==> flow/design.v <==
module interpolation (
    input           clk,
    input           RST,
    input           START,
    input   [5:0]   H0,
    input   [5:0]   V0,
    input   [3:0]   SW,
    input   [3:0]   SH,
    output          REN,
    input   [7:0]   R_DATA,
    output  [11:0]  ADDR,
    output  [7:0]   O_DATA,
    output          O_VALID
);
reg [5:0] reg_H0, reg_H0_next;
reg [5:0] reg_V0, reg_V0_next;
reg [3:0] reg_SW, reg_SW_next;
reg [3:0] reg_SH, reg_SH_next;
reg [11:0] reg_ADDR, reg_ADDR_next;
reg        output_valid, output_valid_next;  
reg        done, done_next;  
assign ADDR = reg_ADDR;
assign REN = 1'b0;
assign O_VALID = output_valid;
reg [9:0] width_sum, width_sum_next;
reg [9:0] height_sum, height_sum_next;
wire [5:0] X_lower, X_upper, Y_lower, Y_upper;
reg [5:0] last_y_row, last_y_row_next;  
reg x_divide, y_divide, x_divide_next, y_divide_next;
assign X_lower = width_sum[9:4];
assign X_upper = x_divide_next ? width_sum[9:4] : width_sum[9:4] + 1;
assign Y_lower = height_sum[9:4];
assign Y_upper = y_divide_next ? height_sum[9:4] : height_sum[9:4] + 1;
wire [5:0] next_X_lower, next_X_upper, next_Y_lower, next_Y_upper;
assign next_X_lower = width_sum_next[9:4];
assign next_X_upper = (width_sum_next[3:0] == 0) ? width_sum_next[9:4] : width_sum_next[9:4] + 1;
assign next_Y_lower = height_sum_next[9:4];
assign next_Y_upper = (height_sum_next[3:0] == 0) ? height_sum_next[9:4] : height_sum_next[9:4] + 1;
reg [3:0] x_ratio, x_ratio_next;  
reg [3:0] y_ratio, y_ratio_next;  
wire [7:0] left_margin, right_margin;
reg [7:0] data_y_lower [0:1];
reg [7:0] data_y_lower_next [0:1];
reg [7:0] data_y_upper [0:1];
reg [7:0] data_y_upper_next [0:1];
reg [4:0] count_cycle, count_cycle_next;
reg [1:0] pre_pre_state, pre_state, state, state_next;
wire pre_pre_state_is_11, pre_pre_state_is_10, pre_pre_state_is_01, pre_pre_state_is_00;
assign pre_pre_state_is_11 = pre_pre_state[1] & pre_pre_state[1];
assign pre_pre_state_is_00 = ~pre_pre_state[1] & ~pre_pre_state[0];
wire [5:0] x_ADDR, y_ADDR;
assign x_ADDR = state[1] ? X_upper : X_lower;
assign y_ADDR = state[0] ? Y_upper : Y_lower;
    Cal_Interpolation cal_inter_left (
        .DATA_1(data_y_lower[0]),
        .DATA_2(data_y_upper[0]),
        .ratio(y_ratio),
        .Out_DATA(left_margin)
    );
    Cal_Interpolation cal_inter_right (
        .DATA_1(data_y_lower[1]),
        .DATA_2(data_y_upper[1]),
        .ratio(y_ratio),
        .Out_DATA(right_margin)
    );
    Cal_Interpolation cal_inter (
        .DATA_1(left_margin),
        .DATA_2(right_margin),
        .ratio(x_ratio),
        .Out_DATA(O_DATA)
    );
always @(*)begin
    count_cycle_next = count_cycle;
    case(state)
        2'b00: begin
            if(y_divide_next | x_divide_next) begin
                state_next = 2'b11;
            end
            else begin
                state_next = 2'b01;
            end
        end
        2'b01: begin
            state_next = 2'b10;
        end
        2'b10: begin
            state_next = 2'b11;
        end
        2'b11: begin
            count_cycle_next = (count_cycle == 5'd16) ? 0 : count_cycle + 1;
            if(X_lower == next_X_lower && Y_upper == next_Y_upper) begin
                state_next = (X_upper == next_X_upper) ? 2'b11 : 2'b01;
            end
            else if(X_upper == next_X_lower) begin
                state_next = 2'b10;
            end
            else begin
                state_next = 2'b00;
            end
        end
    endcase
end
always @(*)begin
    reg_ADDR_next[5:0] = x_ADDR + reg_H0;
    reg_ADDR_next[11:6] = y_ADDR + reg_V0;
    output_valid_next = pre_state[1] & pre_state[0];
end
always @(*)begin
    case(pre_state)
        2'b00: begin
            data_y_lower_next[0] = R_DATA;
            data_y_lower_next[1] = x_divide ? R_DATA : data_y_lower[1];
            data_y_upper_next[0] = y_divide ? R_DATA : data_y_upper[0];
            data_y_upper_next[1] = data_y_upper[1];
        end
        2'b01: begin
            data_y_upper_next[0] = R_DATA;
            data_y_lower_next[0] = data_y_lower[0];
            data_y_lower_next[1] = data_y_lower[1];
            data_y_upper_next[1] = data_y_upper[1];
        end
        2'b10: begin
            data_y_lower_next[1] = R_DATA;
            data_y_lower_next[0] = pre_pre_state_is_11 ? data_y_lower[1] : data_y_lower[0];  
            data_y_upper_next[0] = pre_pre_state_is_11 ? data_y_upper[1] : data_y_upper[0];
            data_y_upper_next[1] = data_y_upper[1];
        end
        2'b11: begin
            data_y_upper_next[1] = R_DATA;
            data_y_lower_next[1] = y_divide ? R_DATA : data_y_lower[1];
            data_y_upper_next[0] = x_divide ? R_DATA : data_y_upper[0];
            data_y_lower_next[0] = y_divide ? data_y_upper[0] :
                                    x_divide ? data_y_lower[1] : data_y_lower[0];
        end
    endcase
end
always @(*)begin
    if(START) begin
        reg_H0_next = H0;
        reg_V0_next = V0;
        reg_SW_next = SW - 1;
        reg_SH_next = SH - 1;
    end
    else begin
        reg_H0_next = reg_H0;
        reg_V0_next = reg_V0;
        reg_SW_next = reg_SW;
        reg_SH_next = reg_SH;
    end
end
always @(*)begin
    if(state == 2'b11) begin
        if(count_cycle == 5'd16) begin
            width_sum_next = 0;
            height_sum_next = height_sum + reg_SH;
        end
        else begin
            width_sum_next = width_sum + reg_SW;
            height_sum_next = height_sum;
        end
    end
    else begin
        width_sum_next = width_sum;
        height_sum_next = height_sum;
    end
    x_divide_next = (width_sum[3:0] == 0);
    y_divide_next = (height_sum[3:0] == 0);
    x_ratio_next = width_sum[3:0];
    y_ratio_next = height_sum[3:0];
    if(height_sum[9:4] == reg_V0_next) begin
        done_next = 0;
    end
    else begin
        done_next = 1;
    end
end
always @(negedge clk) begin
    reg_ADDR <= reg_ADDR_next;
    data_y_lower[0] <= data_y_lower_next[0];
    data_y_lower[1] <= data_y_lower_next[1];
    data_y_upper[0] <= data_y_upper_next[0];
    data_y_upper[1] <= data_y_upper_next[1];
    output_valid <= output_valid_next;
end
always @(posedge clk) begin
    if(RST | START) begin
        width_sum <= 0;
        height_sum <= 0;
        state <= 2'b00;
        pre_state <= 2'b00;
        pre_pre_state <= 2'b00;
        x_divide <= 0;
        y_divide <= 0;
        x_ratio <= 0;
        y_ratio <= 0;
        done <= 1;
        count_cycle <= 0;
    end
    else begin
        width_sum <= width_sum_next;
        height_sum <= height_sum_next;
        state <= state_next;
        pre_state <= state;
        pre_pre_state <= pre_state;
        x_divide <= x_divide_next;
        y_divide <= y_divide_next;
        x_ratio <= x_ratio_next;
        y_ratio <= y_ratio_next;
        done <= done_next;
        count_cycle <= count_cycle_next;
    end
    reg_H0 <= reg_H0_next;
    reg_V0 <= reg_V0_next;
    reg_SW <= reg_SW_next;
    reg_SH <= reg_SH_next;
end
endmodule
module Cal_Interpolation (
    input   [7:0]   DATA_1,
    input   [7:0]   DATA_2,
    input   [3:0]   ratio,
    output  [7:0]   Out_DATA
);
    reg [3:0] flip_ratio;
    wire [7:0] d1_3, d1_2, d1_1, d1_0, d2_3, d2_2, d2_1, d2_0;
    wire [11:0] output_inter;
    assign d1_3 = {8{flip_ratio[3]}} & DATA_1;
    assign d1_2 = {8{flip_ratio[2]}} & DATA_1;
    assign d1_1 = {8{flip_ratio[1]}} & DATA_1;
    assign d1_0 = {8{flip_ratio[0]}} & DATA_1;
    assign d2_3 = {8{ratio[3]}} & DATA_2;
    assign d2_2 = {8{ratio[2]}} & DATA_2;
    assign d2_1 = {8{ratio[1]}} & DATA_2;
    assign d2_0 = {8{ratio[0]}} & DATA_2;
    assign output_inter = {d1_3, 3'b000} + {d1_2, 2'b00} + {d1_1, 1'b0} + d1_0 
                        + {d2_3, 3'b000} + {d2_2, 2'b00} + {d2_1, 1'b0} + d2_0 ;
    assign Out_DATA = (ratio == 4'b0000) ? DATA_1 : output_inter[11:4];
    always @(*)begin
        flip_ratio = ~ratio[3:0] + 1;
    end
endmodule
Step by step through the tools: interpolation. The steps from the RTL of interpolation to its reports follow in flow order. Lines are those of the file above, counted from 1. A cell with - has no value.

Top: interpolation. Clock port: clk. Cell library: sky130hd. Corner: tt_025C_1v80.

Word level. Source: Yosys, flattened and elaborated. Widths are those after wreduce. Registers that Yosys merges into a memory's read port (data or address) are not register bits. Print and check cells do not count. Equal cells are merged and count once.

The figure for latch bits is 0. Output and inout bits: 22. The entry for input bits reads 31. The figure for memory bits (writable) is 0. Under bits in read-only memories stands 0. The entry for word-level cells reads 145. The figure for register bits is 106. For word width x clocked read ports the number is 0. Memory cells: 0.

The figure for divide/modulo/power cells is 0. Under multiply operators stands 0. The figure for shift-type cells is 0. Under bitwise gates (word level) stands 30. Under multiplexer cells stands 30. Reductions and logical operators: 14. The entry for add/sub/neg operators reads 34. The entry for equal/unequal tests reads 17. The entry for magnitude comparators reads 0.

Operator list (number): 8-bit AND (24); 8-bit two-way mux (10); 12-bit by 8-bit adder with 12-bit output (6); 12-bit by 9-bit adder with 12-bit output (6); 8-bit case mux with 3-bit select (2); 10-bit two-way mux (4); 11-bit by 10-bit adder with 12-bit output (3); 12-bit by 10-bit adder with 12-bit output (3); 12-bit by 11-bit adder with 12-bit output (3); 6-bit two-way mux (6); 8-bit case mux with 4-bit select (1); 4-bit logical NOT (6); 6-bit by 1-bit adder with 6-bit output with constant B (4); 6-bit == test (4); 10-bit by 4-bit adder with 10-bit output (2); 6-bit adder (2); 2-bit inequality test with constant B (5); 5-bit two-way mux (2); 3-bit AND reduction (3); 2-bit == test with constant B (4); 4-bit by 1-bit adder with 4-bit output with constant B (2); 4-bit by 1-bit subtractor with 4-bit output with constant B (2); 4-bit inverter (2); 2-bit case mux with 4-bit select (1); 2-bit two-way mux (4); 3-bit OR reduction (2); 5-bit by 1-bit adder with 5-bit output with constant B (1); 5-bit == test with constant B (1).

Other operator kinds: 7; their cells: 10.

Depth. Yosys ltp: most cells in a row. Word level: on the elaborated netlist, between registers, memories and ports. Mapped: between sequential cells and ports; inverters and the memories' decode and read muxes count.

The figure for word-level depth is 20. The entry for ABC_AREA reads 1. Depth in mapped cells: 49. The entry for mapped depth without buffers reads 46.

After synthesis. The flow's flattened synthesis, as Yosys stat reports it; memories are mapped. The netlist is that of the ABC_AREA named above (0 if unset); the other value can give another one. The area totals of this step are shown rounded.

Cells by type: sky130_fd_sc_hd__fa_1 (number 133, area in all 2.66E+03 um^2); sky130_fd_sc_hd__edfxtp_1 (number 52, area in all 1.56E+03 um^2); sky130_fd_sc_hd__inv_1 (number 306, area in all 1.15E+03 um^2); sky130_fd_sc_hd__nand2_1 (number 286, area in all 1073.53 um^2); sky130_fd_sc_hd__dfxtp_1 (number 53, area in all 1.06E+03 um^2); sky130_fd_sc_hd__ha_1 (number 61, area in all 763.232 um^2); sky130_fd_sc_hd__nor2_1 (number 143, area in all 536.765 um^2); sky130_fd_sc_hd__nand3_1 (number 71, area in all 355.341 um^2); sky130_fd_sc_hd__xor2_1 (number 40, area in all 350.336 um^2); sky130_fd_sc_hd__o21ai_0 (number 54, area in all 270.259 um^2); sky130_fd_sc_hd__a21oi_1 (number 29, area in all 145.139 um^2); sky130_fd_sc_hd__xnor2_1 (number 13, area in all 113.859 um^2); sky130_fd_sc_hd__clkbuf_1 (number 25, area in all 93.84 um^2); sky130_fd_sc_hd__mux2_2 (number 7, area in all 78.826 um^2); sky130_fd_sc_hd__or2_2 (number 10, area in all 62.56 um^2); sky130_fd_sc_hd__nand4_1 (number 8, area in all 50.048 um^2); sky130_fd_sc_hd__nor3_1 (number 10, area in all 50.048 um^2); sky130_fd_sc_hd__a211oi_1 (number 5, area in all 37.536 um^2).

Other cell types: 28; their cells: 61.

Flip-flop cells: 105. The entry for cell count reads 1367. For buffer cells the number is 30. Under synthesis area stands 0.011 mm^2.

==> results <==
Top module interpolation; platform sky130hd; tools Yosys and OpenROAD; 4 stored runs in no particular order. Input and output delays are each 20% of the period that was set; the output load is 0.01 pF. "total power after layout": no workload was simulated; the value follows from the tool's default switching activity. Results are given in rounded form.

Files of flow run A:
==> flow/run.sh <==
#!/bin/bash
# the make line also repeats the synthesis and layout settings of config.mk as NAME=value (left out here)
make -C /OpenROAD-flow-scripts/flow DESIGN_CONFIG=/design/flow/config.mk WORK_HOME=/design/flow/orfs CLKGATE_MAP_FILE= finish
==> flow/config.mk <==
export PLATFORM = sky130hd
export DESIGN_NAME = interpolation
export DESIGN_NICKNAME = interpolation
export VERILOG_FILES = /design/flow/design.v
export SDC_FILE = /design/flow/constraint.sdc
export NUM_CORES = 4
export LEC_CHECK = 0
export ABC_AREA = 1
export CAP_MARGIN = 20
export CELL_PAD_IN_SITES_DETAIL_PLACEMENT = 2
export CELL_PAD_IN_SITES_GLOBAL_PLACEMENT = 3
export CORE_MARGIN = 6
export CORE_UTILIZATION = 34
export CTS_CLUSTER_DIAMETER = 296
export CTS_CLUSTER_SIZE = 26
export GPL_ROUTABILITY_DRIVEN = 0
export GPL_TIMING_DRIVEN = 1
export MAX_ROUTING_LAYER = met4
export MIN_ROUTING_LAYER = met1
export SETUP_SLACK_MARGIN = 1.07
export SLEW_MARGIN = 15
export TNS_END_PERCENT = 35
==> flow/constraint.sdc <==
create_clock -name core_clock -period 17.4 [get_ports {clk}]
set_input_delay 3.4800 -clock core_clock [delete_from_list [all_inputs] [get_ports {clk}]]
set_output_delay 3.4800 -clock core_clock [all_outputs]
set_load 0.01 [all_outputs]

Results of flow run A. The measured cell area after synthesis is 0.011 mm^2. The full die area reads 0.036 mm^2. The standard-cell area of the final layout reads 0.013 mm^2. The post-layout utilization comes to 42%. The smallest setup slack stands at -3200 ps. For the summed negative setup slack the run shows -22000 ps. The worst hold slack in the final report reads 500 ps. The measured total power after layout is 0.65 mW.

Files of flow run B:
==> flow/run.sh <==
#!/bin/bash
# the make line also repeats the synthesis and layout settings of config.mk as NAME=value (left out here)
make -C /OpenROAD-flow-scripts/flow DESIGN_CONFIG=/design/flow/config.mk WORK_HOME=/design/flow/orfs CLKGATE_MAP_FILE= finish
==> flow/config.mk <==
export PLATFORM = sky130hd
export DESIGN_NAME = interpolation
export DESIGN_NICKNAME = interpolation
export VERILOG_FILES = /design/flow/design.v
export SDC_FILE = /design/flow/constraint.sdc
export NUM_CORES = 4
export LEC_CHECK = 0
export ABC_AREA = 1
export CAP_MARGIN = 20
export CELL_PAD_IN_SITES_GLOBAL_PLACEMENT = 3
export CORE_MARGIN = 2
export CORE_UTILIZATION = 40
export CTS_CLUSTER_DIAMETER = 385
export CTS_CLUSTER_SIZE = 26
export GPL_ROUTABILITY_DRIVEN = 0
export GPL_TIMING_DRIVEN = 0
export MAX_ROUTING_LAYER = met4
export MIN_ROUTING_LAYER = met2
export SETUP_SLACK_MARGIN = 1.07
export SLEW_MARGIN = 15
export TNS_END_PERCENT = 35
==> flow/constraint.sdc <==
create_clock -name core_clock -period 17.4 [get_ports {clk}]
set_input_delay 3.4800 -clock core_clock [delete_from_list [all_inputs] [get_ports {clk}]]
set_output_delay 3.4800 -clock core_clock [all_outputs]
set_load 0.01 [all_outputs]

Results of flow run B. The measured cell area after synthesis is 0.011 mm^2. The full die area reads 0.028 mm^2. The standard-cell area of the final layout reads 0.013 mm^2. The post-layout utilization comes to 48%. The smallest setup slack stands at -3100 ps. For the summed negative setup slack the run shows -21000 ps. The worst hold slack in the final report reads 490 ps. The measured total power after layout is 0.64 mW.

Files of flow run C:
==> flow/run.sh <==
#!/bin/bash
# the make line also repeats the synthesis and layout settings of config.mk as NAME=value (left out here)
make -C /OpenROAD-flow-scripts/flow DESIGN_CONFIG=/design/flow/config.mk WORK_HOME=/design/flow/orfs CLKGATE_MAP_FILE= finish
==> flow/config.mk <==
export PLATFORM = sky130hd
export DESIGN_NAME = interpolation
export DESIGN_NICKNAME = interpolation
export VERILOG_FILES = /design/flow/design.v
export SDC_FILE = /design/flow/constraint.sdc
export NUM_CORES = 4
export LEC_CHECK = 0
export ABC_AREA = 1
export CAP_MARGIN = 20
export CELL_PAD_IN_SITES_GLOBAL_PLACEMENT = 3
export CORE_MARGIN = 2
export CORE_UTILIZATION = 40
export CTS_CLUSTER_DIAMETER = 385
export CTS_CLUSTER_SIZE = 26
export GPL_ROUTABILITY_DRIVEN = 0
export MAX_ROUTING_LAYER = met4
export MIN_ROUTING_LAYER = met2
export PLACE_DENSITY = 0.93
export SETUP_SLACK_MARGIN = -0.32
export SLEW_MARGIN = 15
export TNS_END_PERCENT = 35
==> flow/constraint.sdc <==
create_clock -name core_clock -period 17.4 [get_ports {clk}]
set_input_delay 3.4800 -clock core_clock [delete_from_list [all_inputs] [get_ports {clk}]]
set_output_delay 3.4800 -clock core_clock [all_outputs]
set_load 0.01 [all_outputs]

Results of flow run C. The measured cell area after synthesis is 0.011 mm^2. The full die area reads 0.028 mm^2. The standard-cell area of the final layout reads 0.013 mm^2. The post-layout utilization comes to 49%. The smallest setup slack stands at -3100 ps. For the summed negative setup slack the run shows -21000 ps. The worst hold slack in the final report reads 500 ps. The measured total power after layout is 0.64 mW.

Files of flow run D:
==> flow/run.sh <==
#!/bin/bash
# the make line also repeats the synthesis and layout settings of config.mk as NAME=value (left out here)
make -C /OpenROAD-flow-scripts/flow DESIGN_CONFIG=/design/flow/config.mk WORK_HOME=/design/flow/orfs CLKGATE_MAP_FILE= finish
==> flow/config.mk <==
export PLATFORM = sky130hd
export DESIGN_NAME = interpolation
export DESIGN_NICKNAME = interpolation
export VERILOG_FILES = /design/flow/design.v
export SDC_FILE = /design/flow/constraint.sdc
export NUM_CORES = 4
export LEC_CHECK = 0
export CAP_MARGIN = 20
export CELL_PAD_IN_SITES_GLOBAL_PLACEMENT = 2
export CORE_MARGIN = 6
export CORE_UTILIZATION = 42
export GPL_ROUTABILITY_DRIVEN = 0
export MAX_ROUTING_LAYER = met4
export MIN_ROUTING_LAYER = met1
export PLACE_DENSITY_LB_ADDON = 0.19
export SETUP_SLACK_MARGIN = 1.82
export SLEW_MARGIN = 35
==> flow/constraint.sdc <==
create_clock -name core_clock -period 54.4 [get_ports {clk}]
set_input_delay 10.8800 -clock core_clock [delete_from_list [all_inputs] [get_ports {clk}]]
set_output_delay 10.8800 -clock core_clock [all_outputs]
set_load 0.01 [all_outputs]

Results of flow run D. The measured cell area after synthesis is 0.011 mm^2. The full die area reads 0.029 mm^2. The standard-cell area of the final layout reads 0.012 mm^2. The post-layout utilization comes to 49%. The smallest setup slack stands at 6900 ps. For the summed negative setup slack the run shows 0 ps. The worst hold slack in the final report reads 500 ps. The measured total power after layout is 0.20 mW.
